==> flow/design.v <==
parameter ADD     = 4'b0000;
parameter SUB     = 4'b0001;
parameter AND     = 4'b0010;
parameter OR      = 4'b0011;
parameter XOR     = 4'b0100;
parameter NOT     = 4'b0101;
parameter MOV     = 4'b0110;
parameter NOP     = 4'b0111;
parameter LOAD    = 4'b1000;
parameter STORE   = 4'b1001;
parameter LOAD_IM = 4'b1010;
parameter BRN_Z   = 4'b1011;
parameter BRN_N   = 4'b1100;
parameter BRN_O   = 4'b1101;
parameter BRN     = 4'b1110;
module ALU  #(parameter N = 8) (
    input logic clk, arstn, rst, en,
    input logic [2:0] OP, 
    input logic signed [N-1:0] A, 
    input logic signed [N-1:0] B, 
    output logic  [2:0] ONZ,
    output logic signed [N-1:0] Result 
);
logic [2:0] temp_ONZ;
logic signed [N-1:0] temp_result;
always_comb begin
    logic Overflow;
    Overflow = 1'b0;
    case (OP)
        3'b000: begin  
            {Overflow, temp_result} = A + B;
            temp_ONZ[2] = Overflow ^ temp_result[N-1];
            temp_ONZ[1] = temp_result[N-1];
            temp_ONZ[0] = &(~temp_result);
        end
        3'b001: begin  
            {Overflow, temp_result} = A - B;
            temp_ONZ[2] = Overflow ^ temp_result[N-1];
            temp_ONZ[1] = temp_result[N-1];
            temp_ONZ[0] = &(~temp_result);
        end
        3'b010: begin  
            temp_result = A & B;
            temp_ONZ[2] = 0;
            temp_ONZ[1] = temp_result[N-1];
            temp_ONZ[0] = &(~temp_result);
        end
        3'b011: begin  
            temp_result = A | B;
            temp_ONZ[2] = 0;
            temp_ONZ[1] = temp_result[N-1];
            temp_ONZ[0] = &(~temp_result);
        end
        3'b100 : begin  
            temp_result = A ^ B;
            temp_ONZ[2] = 0;
            temp_ONZ[1] = temp_result[N-1];
            temp_ONZ[0] = &(~temp_result);
            end
        3'b101 : begin  
            {Overflow, temp_result} = A + 1;
            temp_ONZ[2] = Overflow ^ temp_result[N-1];
            temp_ONZ[1] = temp_result[N-1];
            temp_ONZ[0] = &(~temp_result);
            end
        3'b110 : begin  
            temp_result = A;
            temp_ONZ[2] = 0;
            temp_ONZ[1] = temp_result[N-1];
            temp_ONZ[0] = &(~temp_result);      
            end
        3'b111 : begin  
            temp_result = B;
            temp_ONZ[2] = 0;
            temp_ONZ[1] = temp_result[N-1];
            temp_ONZ[0] = &(~temp_result);
            end
        default: begin
            temp_ONZ = 3'h0;
            temp_result = 0;
        end
    endcase
end
always_ff @(posedge clk or negedge arstn) begin
    if (!arstn) begin
        Result <= 0;
    end
    else begin
        Result <= temp_result;
    end
end
always_ff @(posedge clk or negedge arstn) begin
    if (!arstn) begin
        ONZ <= 0;
    end 
    else if (rst) begin
        ONZ <= 0;
    end 
    else if (en) begin
        ONZ <= temp_ONZ;
    end
end
endmodule
module RF  #(parameter N = 8, parameter addressBits = 2) ( 
    input logic clk,
    input logic rst_n,
    input logic selectDestinationA,
    input logic selectDestinationB,
    input logic [1:0] selectSource,
    input logic [addressBits-1:0] writeAddress,
    input logic write_en,
    input logic [addressBits-1:0] readAddressA,
    input logic [addressBits-1:0] readAddressB,
    input logic [N-1:0] A, 
    input logic [N-1:0] B, 
    input logic [N-1:0] C, 
    output logic [N-1:0] destination1A,
    output logic [N-1:0] destination2A,
    output logic [N-1:0] destination1B,
    output logic [N-1:0] destination2B
);
    logic [N-1:0] mem [(2**addressBits)-1:0];
    logic [N-1:0] sourceData;
    logic [N-1:0] readA, readB;
    always_ff @(posedge clk, negedge rst_n) begin
        if(!rst_n) begin
            for(int i = 0; i < 2**addressBits; i++) begin
                if (i == 1) begin
                    mem[i] <= -1;
                end else begin
                    mem[i] <= 0;
                end
            end
        end else begin
            for(int i = 0; i < 2**addressBits; i++) begin
                if(write_en && writeAddress == i) begin
                    mem[i] <= sourceData;
                end
            end
        end
    end
    always_comb begin
        case (selectSource)
            2'b00: sourceData = A;
            2'b01: sourceData = B;
            2'b10: sourceData = C;
            default: sourceData = 0;
        endcase
        readA = 0;
        readB = 0;
        for(int i = 0; i < 2**addressBits; i++) begin
            if(readAddressA == i) begin
                readA = mem[i];
            end
            if(readAddressB == i) begin
                readB = mem[i];
            end
        end
        if(selectDestinationA) begin
            destination1A = 0;
            destination2A = readA;
        end else begin
            destination1A = readA;
            destination2A = 0;
        end
        if(selectDestinationB) begin
            destination1B = 0;
            destination2B = readB;
        end else begin
            destination1B = readB;
            destination2B = 0;
        end
    end
endmodule
module FSM #(
  parameter M = 4,  
  parameter N = 4,  
  parameter P = 6   
) (
  input  logic clk,
  input  logic rst_n,
  output logic ov_warning,
  output logic [  1:0] select_source,
  output logic [M-1:0] write_address,
  output logic             write_en,
  output logic [M-1:0] read_address_A, read_address_B,
  output logic select_destination_A, select_destination_B,
  output logic [N-1:0] immediate_value,
  output logic [2:0] OP,
  output logic       s_rst,
  input  logic [2:0] ONZ,
  output logic enable,
  input  logic [4+2*M-1:0] instruction_in,
  output logic              en_read_instr,
  output logic [P-1:0] read_address_instr,
  output logic SRAM_readEnable,
  output logic SRAM_writeEnable
);
parameter ADD     = 4'b0000;
parameter SUB     = 4'b0001;
parameter AND     = 4'b0010;
parameter OR      = 4'b0011;
parameter XOR     = 4'b0100;
parameter NOT     = 4'b0101;
parameter MOV     = 4'b0110;
parameter NOP     = 4'b0111;
parameter LOAD    = 4'b1000;
parameter STORE   = 4'b1001;
parameter LOAD_IM = 4'b1010;
parameter BRN_Z   = 4'b1011;
parameter BRN_N   = 4'b1100;
parameter BRN_O   = 4'b1101;
parameter BRN     = 4'b1110;
enum logic [1:0] { idle = 2'b11, fetch = 2'b00, decode = 2'b01, execute= 2'b10} state, next;
logic [  P-1:0] PC     ;
logic [  P-1:0] PC_next;
logic           ov     ;
logic           ov_reg ;
logic [2*M-1:0] offset ;
logic [3:0]       instruction_code;
logic [M-1:0]     ra, rb;
logic [2:0]       ONZ_next, ONZ_reg;
logic [4+2*M-1:0] instruction_next, instruction_reg;
assign ov_warning = ov_reg;
always @(posedge clk, negedge rst_n) begin
  if (!rst_n) begin
    state <= idle;
  end else begin
    state <= next;
  end
end
always_comb begin
  case (state)
    idle:    next = ov_reg ? idle : fetch;
    fetch:   next = decode;
    decode:  next = execute;
    execute: next = ov ? idle : fetch;
    default: next = idle;
  endcase
end
always_comb begin
  instruction_code     = 0;
  read_address_instr   = PC;
  en_read_instr        = 0;
  enable               = 0;
  read_address_A       = 0;
  read_address_B       = 0;
  OP                   = 0;
  select_destination_A = 0;
  select_destination_B = 0;
  SRAM_readEnable      = 0;
  SRAM_writeEnable     = 0;
  select_source        = 0;
  immediate_value      = 0;
  write_address        = 0;
  write_en             = 0;
  s_rst                = 0;
  PC_next              = PC;
  ONZ_next             = 0;
  ov                   = ov_reg;
  offset               = 1;
  ra                   = 0;
  rb                   = 0;
  instruction_next     = instruction_reg;
  case (state)
    idle: begin
      select_source        = 2'b00;
      write_address        = 0;
      write_en             = 1'b0;
      read_address_A       = 0;    
      read_address_B       = 0;
      select_destination_A = 1'b0;
      select_destination_B = 1'b0;
      immediate_value      = 0;
      OP                   = 3'b000;
      s_rst                = 1'b0;
      enable               = 1'b0;
      en_read_instr        = 1'b0;
      read_address_instr   = PC;
      offset               = 1;
      SRAM_readEnable      = 1'b0;
      SRAM_writeEnable     = 1'b0;
    end
    fetch: begin
      select_source        = 2'b00;
      write_address        = 0;
      write_en             = 1'b0;
      read_address_A       = 0;    
      read_address_B       = 0;
      select_destination_A = 1'b0;
      select_destination_B = 1'b0;
      immediate_value      = 0;
      OP                   = 3'b000;
      s_rst                = 1'b0;
      enable               = 1'b0;
      en_read_instr        = 1'b1;
      read_address_instr   = PC;
    end
    decode: begin 
      ONZ_next         = ONZ;
      instruction_next = instruction_in;
      instruction_code = instruction_in[4+2*M-1:2*M];
      ra               = instruction_in[2*M-1 : M];
      rb               = instruction_in[M-1:0];
      case (instruction_code)
        ADD, SUB, AND, OR, XOR     : begin
          read_address_A       = ra;    
          read_address_B       = rb;
          OP                   = instruction_code[2:0];
          enable               = 1'b1;
        end
        NOT     : begin
          read_address_A       = 1;    
          read_address_B       = rb;
          OP                   = 3'b100;
          enable               = 1'b1;
        end
        MOV     : begin
          read_address_A       = ra;    
          read_address_B       = rb;
          OP                   = 3'b111;
          enable               = 1'b1;
        end
        NOP     : begin
        end
        LOAD    : begin
          read_address_A       = ra;    
          read_address_B       = rb;
          select_destination_A = 1'b1;
          select_destination_B = 1'b1;
          SRAM_readEnable      = 1'b1;
        end
        STORE   : begin
          read_address_A       = rb;    
          read_address_B       = ra;
          select_destination_A = 1'b1;
          select_destination_B = 1'b1;
          SRAM_writeEnable     = 1'b1;
        end
        LOAD_IM : begin
          select_source        = 2'b10;
          write_address        = ra;
          write_en             = 1'b1;
          immediate_value      = $signed(rb);
        end
        BRN_Z, BRN_N, BRN_O, BRN : begin
          s_rst                = 1'b1;
        end
      endcase
    end
    execute: begin
      instruction_code = instruction_reg[4+2*M-1:2*M];
      ra               = instruction_reg[2*M-1 : M];
      rb               = instruction_reg[M-1:0];
      case (instruction_code)
        ADD, SUB, AND, OR, XOR, NOT, MOV: begin
          select_source        = 2'b00;
          write_address        = ra;
          write_en             = 1'b1;
          enable               = 1'b0;
          {ov,PC_next}         = PC+1;          
        end
        NOP     : begin
          {ov,PC_next}         = PC+1; 
        end
        LOAD    : begin
          select_source        = 2'b01;
          write_address        = ra;
          write_en             = 1'b1;
          {ov,PC_next}         = PC+1;
        end
        STORE   : begin
          {ov,PC_next}         = PC+1;
        end
        LOAD_IM : begin
          {ov,PC_next}         = PC+1;
        end
        BRN_Z   : begin
          s_rst = 0;
          if(ONZ_reg[0] == 1) 
            offset  = {ra, rb};
          else 
            offset = 1;
          if (offset[2*M-1]==1) begin
            {ov,PC_next} = PC - offset[2*M-2:0];
          end else begin
            {ov,PC_next} = PC + offset[2*M-2:0];
          end
        end
        BRN_N : begin
          s_rst = 0;
          if(ONZ_reg[1] == 1) 
            offset  = {ra, rb};
          else 
            offset = 1;
          if (offset[2*M-1]==1) begin
            {ov,PC_next} = PC - offset[2*M-2:0];
          end else begin
            {ov,PC_next} = PC + offset[2*M-2:0];
          end
        end
        BRN_O   : begin
          s_rst = 0;
          if(ONZ_reg[2] == 1) 
            offset  = {ra, rb};
          else 
            offset = 1;
          if (offset[2*M-1]==1) begin
            {ov,PC_next} = PC - offset[2*M-2:0];
          end else begin
            {ov,PC_next} = PC + offset[2*M-2:0];
          end
        end
        BRN     : begin
          s_rst  = 0;
          offset = {ra, rb};
          if (offset[2*M-1]==1) begin
            {ov,PC_next} = PC - offset[2*M-2:0];
          end else begin
            {ov,PC_next} = PC + offset[2*M-2:0];
          end
        end
      endcase
    end
  endcase
end
always_ff @(posedge clk, negedge rst_n) begin
  if (!rst_n) begin
    instruction_reg <= 0;
    ONZ_reg         <= 0;
    ov_reg          <= 0;
    PC              <= 0;
  end else begin
    instruction_reg <= instruction_next;
    ONZ_reg         <= ONZ_next;
    ov_reg          <= ov;
    PC              <= PC_next;
  end
end
endmodule
module microprocessor #(parameter N = 8, ROM_addressBits = 6, RF_addressBits = 3) (
  input  logic                           clk             ,
  input  logic                           rst_n           ,
  input  logic [ 3+2*(RF_addressBits):0] ROM_data        ,
  input  logic [                  N-1:0] SRAM_data       ,
  output logic                           overflowPC      ,
  output logic                           ROM_readEnable  ,
  output logic                           SRAM_readEnable ,
  output logic                           SRAM_writeEnable,
  output logic [    ROM_addressBits-1:0] ROM_address     ,
  output logic [(2**RF_addressBits)-1:0] SRAM_address    ,
  output logic [                  N-1:0] SRAM_data_in
);
  logic RF_selectDestA, RF_selectDestB, RF_writeEnable;
  logic [1:0] RF_selectSource;
  logic [RF_addressBits-1:0] RF_writeAddress, RF_readAddressA, RF_readAddressB;
  logic [N-1:0] RF_AluRes, RF_Im, RF_destAluA, RF_destAluB;
  RF #(.N(N), .addressBits(RF_addressBits)) rf (
    clk,
    rst_n,
    RF_selectDestA,
    RF_selectDestB,
    RF_selectSource,
    RF_writeAddress,
    RF_writeEnable,
    RF_readAddressA,
    RF_readAddressB,
    RF_AluRes, SRAM_data, RF_Im,
    RF_destAluA, SRAM_data_in, RF_destAluB, SRAM_address);
  logic ALU_rst, ALU_en;
  logic [2:0] ALU_OP, ALU_ONZ;
  ALU #(N) alu (
    clk,
    rst_n,
    ALU_rst,
    ALU_en,
    ALU_OP,
    RF_destAluA,
    RF_destAluB,
    ALU_ONZ,
    RF_AluRes
  );
  FSM #(.N(N), .M(RF_addressBits), .P(ROM_addressBits)) fsm (
    clk,
    rst_n,
    overflowPC,
    RF_selectSource,
    RF_writeAddress,
    RF_writeEnable,
    RF_readAddressA,
    RF_readAddressB,
    RF_selectDestA,
    RF_selectDestB,
    RF_Im,
    ALU_OP,
    ALU_rst,
    ALU_ONZ,
    ALU_en,
    ROM_data,
    ROM_readEnable,
    ROM_address,
    SRAM_readEnable,
    SRAM_writeEnable
  );
endmodule
---- Reports on microprocessor ----
The steps from the RTL of microprocessor to its reports follow in flow order.
Line numbers count from 1 in the design file above.
Operators carry their Yosys type and port widths (W data, S select, Z words).
Cell names lack the library's common part.
A cell with n/a has no value.
inputs
  top ..................................... microprocessor
  clock input ............................. clk
  cell library ............................ sky130hd
  timing corner ........................... tt_025C_1v80

---- Word-level counts ----
Counts by Yosys on the flattened word-level netlist (proc, flatten, opt, wreduce). Print and check cells are left out. Cells with the same type and inputs are merged into one.
storage and ports
  input bits .............................. 20
  bits in registers ....................... 97
  output and inout bits ................... 26
cells by class
  bitwise logic cells ..................... 15
  muxes and demuxes ....................... 78
  equal/unequal tests ..................... 61
  add/subtract/negate cells ............... 12
  reductions and logical operators ........ 40
operator list
  kind                  number
  $mux W8               21
  $mux W6               11
  $not A8 Y8            8
  $reduce_and A8 Y1     8
  $pmux W8 S8           1
  $eq A4 B4 Y1 const B  14
  $eq A3 B3 Y1 const B  16
  $pmux W6 S5           1
  $pmux W3 S2           5
  $eq A4 B3 Y1 const B  7
  $add A6 B5 Y7         4
  $sub A6 B5 Y7         4
  $mux W7               4
  $pmux W3 S3           3
  $eq A3 B2 Y1 const B  8
  $pmux W8 S3           1
  $eq A4 B2 Y1 const B  4
  $reduce_or A8 Y1      2
  $pmux W8 S2           1
  $pmux W1 S8           2
  $reduce_or A7 Y1      2
  $pmux W1 S2           7
  $eq A3 B1 Y1 const B  4
  $logic_not A3 Y1      4
  $mux W3               4
  $reduce_or A11 Y1     1
  $reduce_or A5 Y1      2
  $mux W10              1
Not listed: further kinds 28, cells in them 56.

---- Logic depth ----
Depth = most cells in a row (Yosys ltp): at word level without a register or memory, in the mapped netlist without a sequential cell, where the memories' decode and read muxes count.
depth
  depth after elaboration ................. 20
  ABC_AREA ................................ 0
  mapped depth ............................ 25

---- After synthesis ----
The flow's flattened synthesis, as Yosys stat reports it; memories are mapped. The netlist is that of the ABC_AREA named above (0 if unset); the other value can give another one.
Totals and module areas in this step are rounded.
cells by type
  cell type  number
  dfrtp_1    90
  ha_1       53
  nand2_1    154
  a21oi_1    115
  o21ai_0    112
  nor2_1     96
  dfstp_2    9
  xnor2_1    21
  and2_1     25
  nand3_1    29
  o22ai_1    22
  inv_1      36
  clkbuf_1   35
  nor2b_1    21
  xor2_1     15
  fa_1       6
  mux2i_1    10
  a22oi_1    13
Not listed: further types 68, cells in them 241.
synthesis totals
  mapped flip-flops ....................... 99
  buffer cells ............................ 61
  mapped area ............................. 8548 um2
  standard cells after synthesis .......... 1103
  sequential part of the area ............. 2489 um2
The figures by module come from a second, unflattened synthesis with its own total; it is not the netlist above.
unflattened totals
  cells (unflattened synthesis) ........... 1103
  area total of the unflattened synthesis .. 9199 um2
Each row is one instance without its submodules.
by module
  module          cells  seq. area (um2)  area (um2)  instances
  RF              438    1612             4011        1
  FSM             378    601.8            2937        1
  ALU (N=8)       287    275.3            2251        1
  microprocessor  0      0.0              0.0         1

---- Timing after synthesis ----
Path of least setup slack by OpenSTA after synthesis, without wires, with an ideal clock, recovery checks aside; 20% of the period is set as input and as output delay. Where synthesis merged equal registers, the netlist keeps one of their names.
timing path after synthesis
  path kind ............................... input to register
  start ................................... in ROM_data[7]
  end ..................................... reg alu.ONZ[0]
  time at the first pin ................... 1200 ps
  data required time ...................... 5897 ps
  setup slack ............................. 790 ps
  delay of the path ....................... 4010 ps
  stages .................................. 23
  arrival time ............................ 5107 ps
  clock period ............................ 6000 ps
  input delay ............................. 1200 ps
  synthesis period reached ................ 5210 ps
"delay of the path" = arrival - input delay + setup time.
"stages": output pins that drive a net of the path, with the launching flip-flop's if there is one; two outputs of one cell count as two.
"synthesis period reached" = period - worst setup slack (recovery checks aside). The figure is calculated, with input and output delays left at 20% of the set period.
Between the ends stands the longest chain of elaborated cells between them, by number of cells; it is not shown to be the way that was timed. Of several equally long chains one is given.
A line is the first line of the expression or statement that the cell stems from. Yosys adds cells for indexed reads and writes and turns some case tables into memories.
At most two assigning lines are given for a register; there are more.
on the way, after synthesis
  cells stage by stage .................... buf_4 -> o21ai_2 -> a2bb2o_1 -> a22o_1 -> clkbuf_1 -> and3_1 -> buf_2 -> nand2_1 -> nor2_1 -> a311oi_1 -> and2_1 -> ha_1 -> inv_1 -> fa_1 -> nor2b_1 -> o21ai_0 -> a21oi_1 -> o31ai_1 -> a21boi_0 -> or4_1 -> o21ai_0 -> a22oi_1 -> o41ai_2
  cells in the longest elaborated chain ... 20
RTL lines, path after synthesis
  element            line  text
  from (decl)        444   input  logic [ 3+2*(RF_addressBits):0] ROM_data        ,
  $eq A4 B4 Y1       305   case (instruction_code)
  $reduce_or A7 Y1   n/a
  $pmux W3 S3        305
  $pmux W3 S2        265   case (state)
  $logic_not A3 Y1   152   if(readAddressA == i) begin
  $mux W8 x8         152
  $mux W8            159   if(selectDestinationA) begin
  $add A8 B2 Y9      61    {Overflow, temp_result} = A + 1;
  $not A8 Y8         64    temp_ONZ[0] = &(~temp_result);
  $reduce_and A8 Y1  64
  $pmux W1 S8        29    case (OP)
  $mux W3            99    else if (en) begin
  $mux W3            96    else if (rst) begin
  to (assign)        97    ONZ <= 0;
  to (assign)        100   ONZ <= temp_ONZ;
  to (decl)          21    output logic  [2:0] ONZ,

---- Timing after layout ----
From the final timing report of run A: the path of least setup slack in the routed layout; clock arrival at registers is part of the times.
The report prints the path's times to 10 ps; the period is as set.
timing path post-layout
  path kind ............................... input to register
  start ................................... in ROM_data[6]
  end ..................................... reg alu.ONZ[1]
  input delay ............................. 1150 ps
  time at the first pin ................... 1150 ps
  arrival time ............................ 5830 ps
  setup slack ............................. 230 ps
  clock period ............................ 5740 ps
  stages .................................. 21
  data required time ...................... 6050 ps
Between the ends stands the longest chain of elaborated cells between them, by number of cells; it is not shown to be the way that was timed. Of several equally long chains one is given.
At most two assigning lines are given for a register; there are more.
on the way, post-layout
  cells stage by stage .................... clkbuf_4 -> inv_1 -> a2bb2o_1 -> a22oi_1 -> clkbuf_2 -> mux2i_1 -> o21ai_0 -> a32oi_1 -> a31oi_2 -> buf_4 -> and2_1 -> ha_1 -> o21bai_1 -> a21oi_2 -> o21bai_1 -> a2111o_1 -> o311ai_1 -> xor2_1 -> a2bb2oi_1 -> a31oi_1 -> a22o_1
  cells in the longest elaborated chain ... 18
RTL lines, path post-layout
  element           line  text
  from (decl)       444   input  logic [ 3+2*(RF_addressBits):0] ROM_data        ,
  $eq A4 B4 Y1      305   case (instruction_code)
  $reduce_or A7 Y1  n/a
  $pmux W3 S3       305
  $pmux W3 S2       265   case (state)
  $logic_not A3 Y1  152   if(readAddressA == i) begin
  $mux W8 x8        152
  $mux W8           159   if(selectDestinationA) begin
  $add A8 B2 Y9     61    {Overflow, temp_result} = A + 1;
  $pmux W1 S8       29    case (OP)
  $mux W3           99    else if (en) begin
  $mux W3           96    else if (rst) begin
  to (assign)       97    ONZ <= 0;
  to (assign)       100   ONZ <= temp_ONZ;
  to (decl)         21    output logic  [2:0] ONZ,

--- measured runs ---
Module microprocessor, platform sky130hd: 2 stored runs of the flow (Yosys, OpenROAD) with differing settings, in no particular order. Input and output delays are each 20% of the period that was set; the output load is 0.01 pF.
"reached clock period" is the run's clock period less its worst setup slack. It is reckoned from that one timing run; input and output delays stay at 20% of the period that was set.
By "time of the worst setup path" is meant the share of the clock period that the worst setup path is allowed (20% is reserved at inputs, 20% at outputs), minus its slack. Clock arrival times at its registers enter into it.
"power consumption" is the tool's figure for a default switching activity; nothing was simulated.
"time of the worst setup path" is known to 10 ps.
The measured numbers are rounded.

======== run A ========
==> flow/run.sh <==
#!/bin/bash
# the make line also repeats the synthesis and layout settings of config.mk as NAME=value (left out here)
make -C /OpenROAD-flow-scripts/flow DESIGN_CONFIG=/design/flow/config.mk WORK_HOME=/design/flow/orfs CLKGATE_MAP_FILE= finish
==> flow/config.mk <==
export PLATFORM = sky130hd
export DESIGN_NAME = microprocessor
export DESIGN_NICKNAME = microprocessor
export VERILOG_FILES = /design/flow/design.v
export SDC_FILE = /design/flow/constraint.sdc
export NUM_CORES = 4
export LEC_CHECK = 0
export CAP_MARGIN = 0
export CORE_MARGIN = 2
export CORE_UTILIZATION = 24
export GPL_TIMING_DRIVEN = 0
export PLACE_DENSITY_LB_ADDON = 0.21
export SLEW_MARGIN = 20
==> flow/constraint.sdc <==
create_clock -name core_clock -period 5.74 [get_ports {clk}]
set_input_delay 1.1480 -clock core_clock [delete_from_list [all_inputs] [get_ports {clk}]]
set_output_delay 1.1480 -clock core_clock [all_outputs]
set_load 0.01 [all_outputs]

-------- measured, run A --------
  area of the synthesized netlist ......... 8548 um2
  overall die area ........................ 37140 um2
  standard-cell area after layout ......... 10050 um2
  post-route utilization .................. 28.5%
  worst setup slack after layout .......... 226 ps
  final setup TNS ......................... 0 ps
  power consumption ....................... 2.532 mW
  reached clock period .................... 5514 ps
  time of the worst setup path ............ 4370 ps
  critical path kind ...................... input to register

======== run B ========
==> flow/run.sh <==
#!/bin/bash
# the make line also repeats the synthesis and layout settings of config.mk as NAME=value (left out here)
make -C /OpenROAD-flow-scripts/flow DESIGN_CONFIG=/design/flow/config.mk WORK_HOME=/design/flow/orfs CLKGATE_MAP_FILE= finish
==> flow/config.mk <==
export PLATFORM = sky130hd
export DESIGN_NAME = microprocessor
export DESIGN_NICKNAME = microprocessor
export VERILOG_FILES = /design/flow/design.v
export SDC_FILE = /design/flow/constraint.sdc
export NUM_CORES = 4
export LEC_CHECK = 0
export CAP_MARGIN = 20
export CELL_PAD_IN_SITES_DETAIL_PLACEMENT = 0
export CORE_ASPECT_RATIO = 1.48
export CORE_MARGIN = 2
export CORE_UTILIZATION = 28
export CTS_CLUSTER_SIZE = 96
export GPL_TIMING_DRIVEN = 1
export MAX_ROUTING_LAYER = met4
export PLACE_DENSITY_LB_ADDON = 0.11
export SLEW_MARGIN = 20
==> flow/constraint.sdc <==
create_clock -name core_clock -period 3.36 [get_ports {clk}]
set_input_delay 0.6720 -clock core_clock [delete_from_list [all_inputs] [get_ports {clk}]]
set_output_delay 0.6720 -clock core_clock [all_outputs]
set_load 0.01 [all_outputs]

-------- measured, run B --------
  area of the synthesized netlist ......... 8548 um2
  overall die area ........................ 31970 um2
  standard-cell area after layout ......... 13220 um2
  post-route utilization .................. 44.1%
  worst setup slack after layout .......... -844 ps
  final setup TNS ......................... -8216 ps
  power consumption ....................... 5.125 mW
  reached clock period .................... 4204 ps
  time of the worst setup path ............ 3530 ps
  critical path kind ...................... input to register
--- end ---
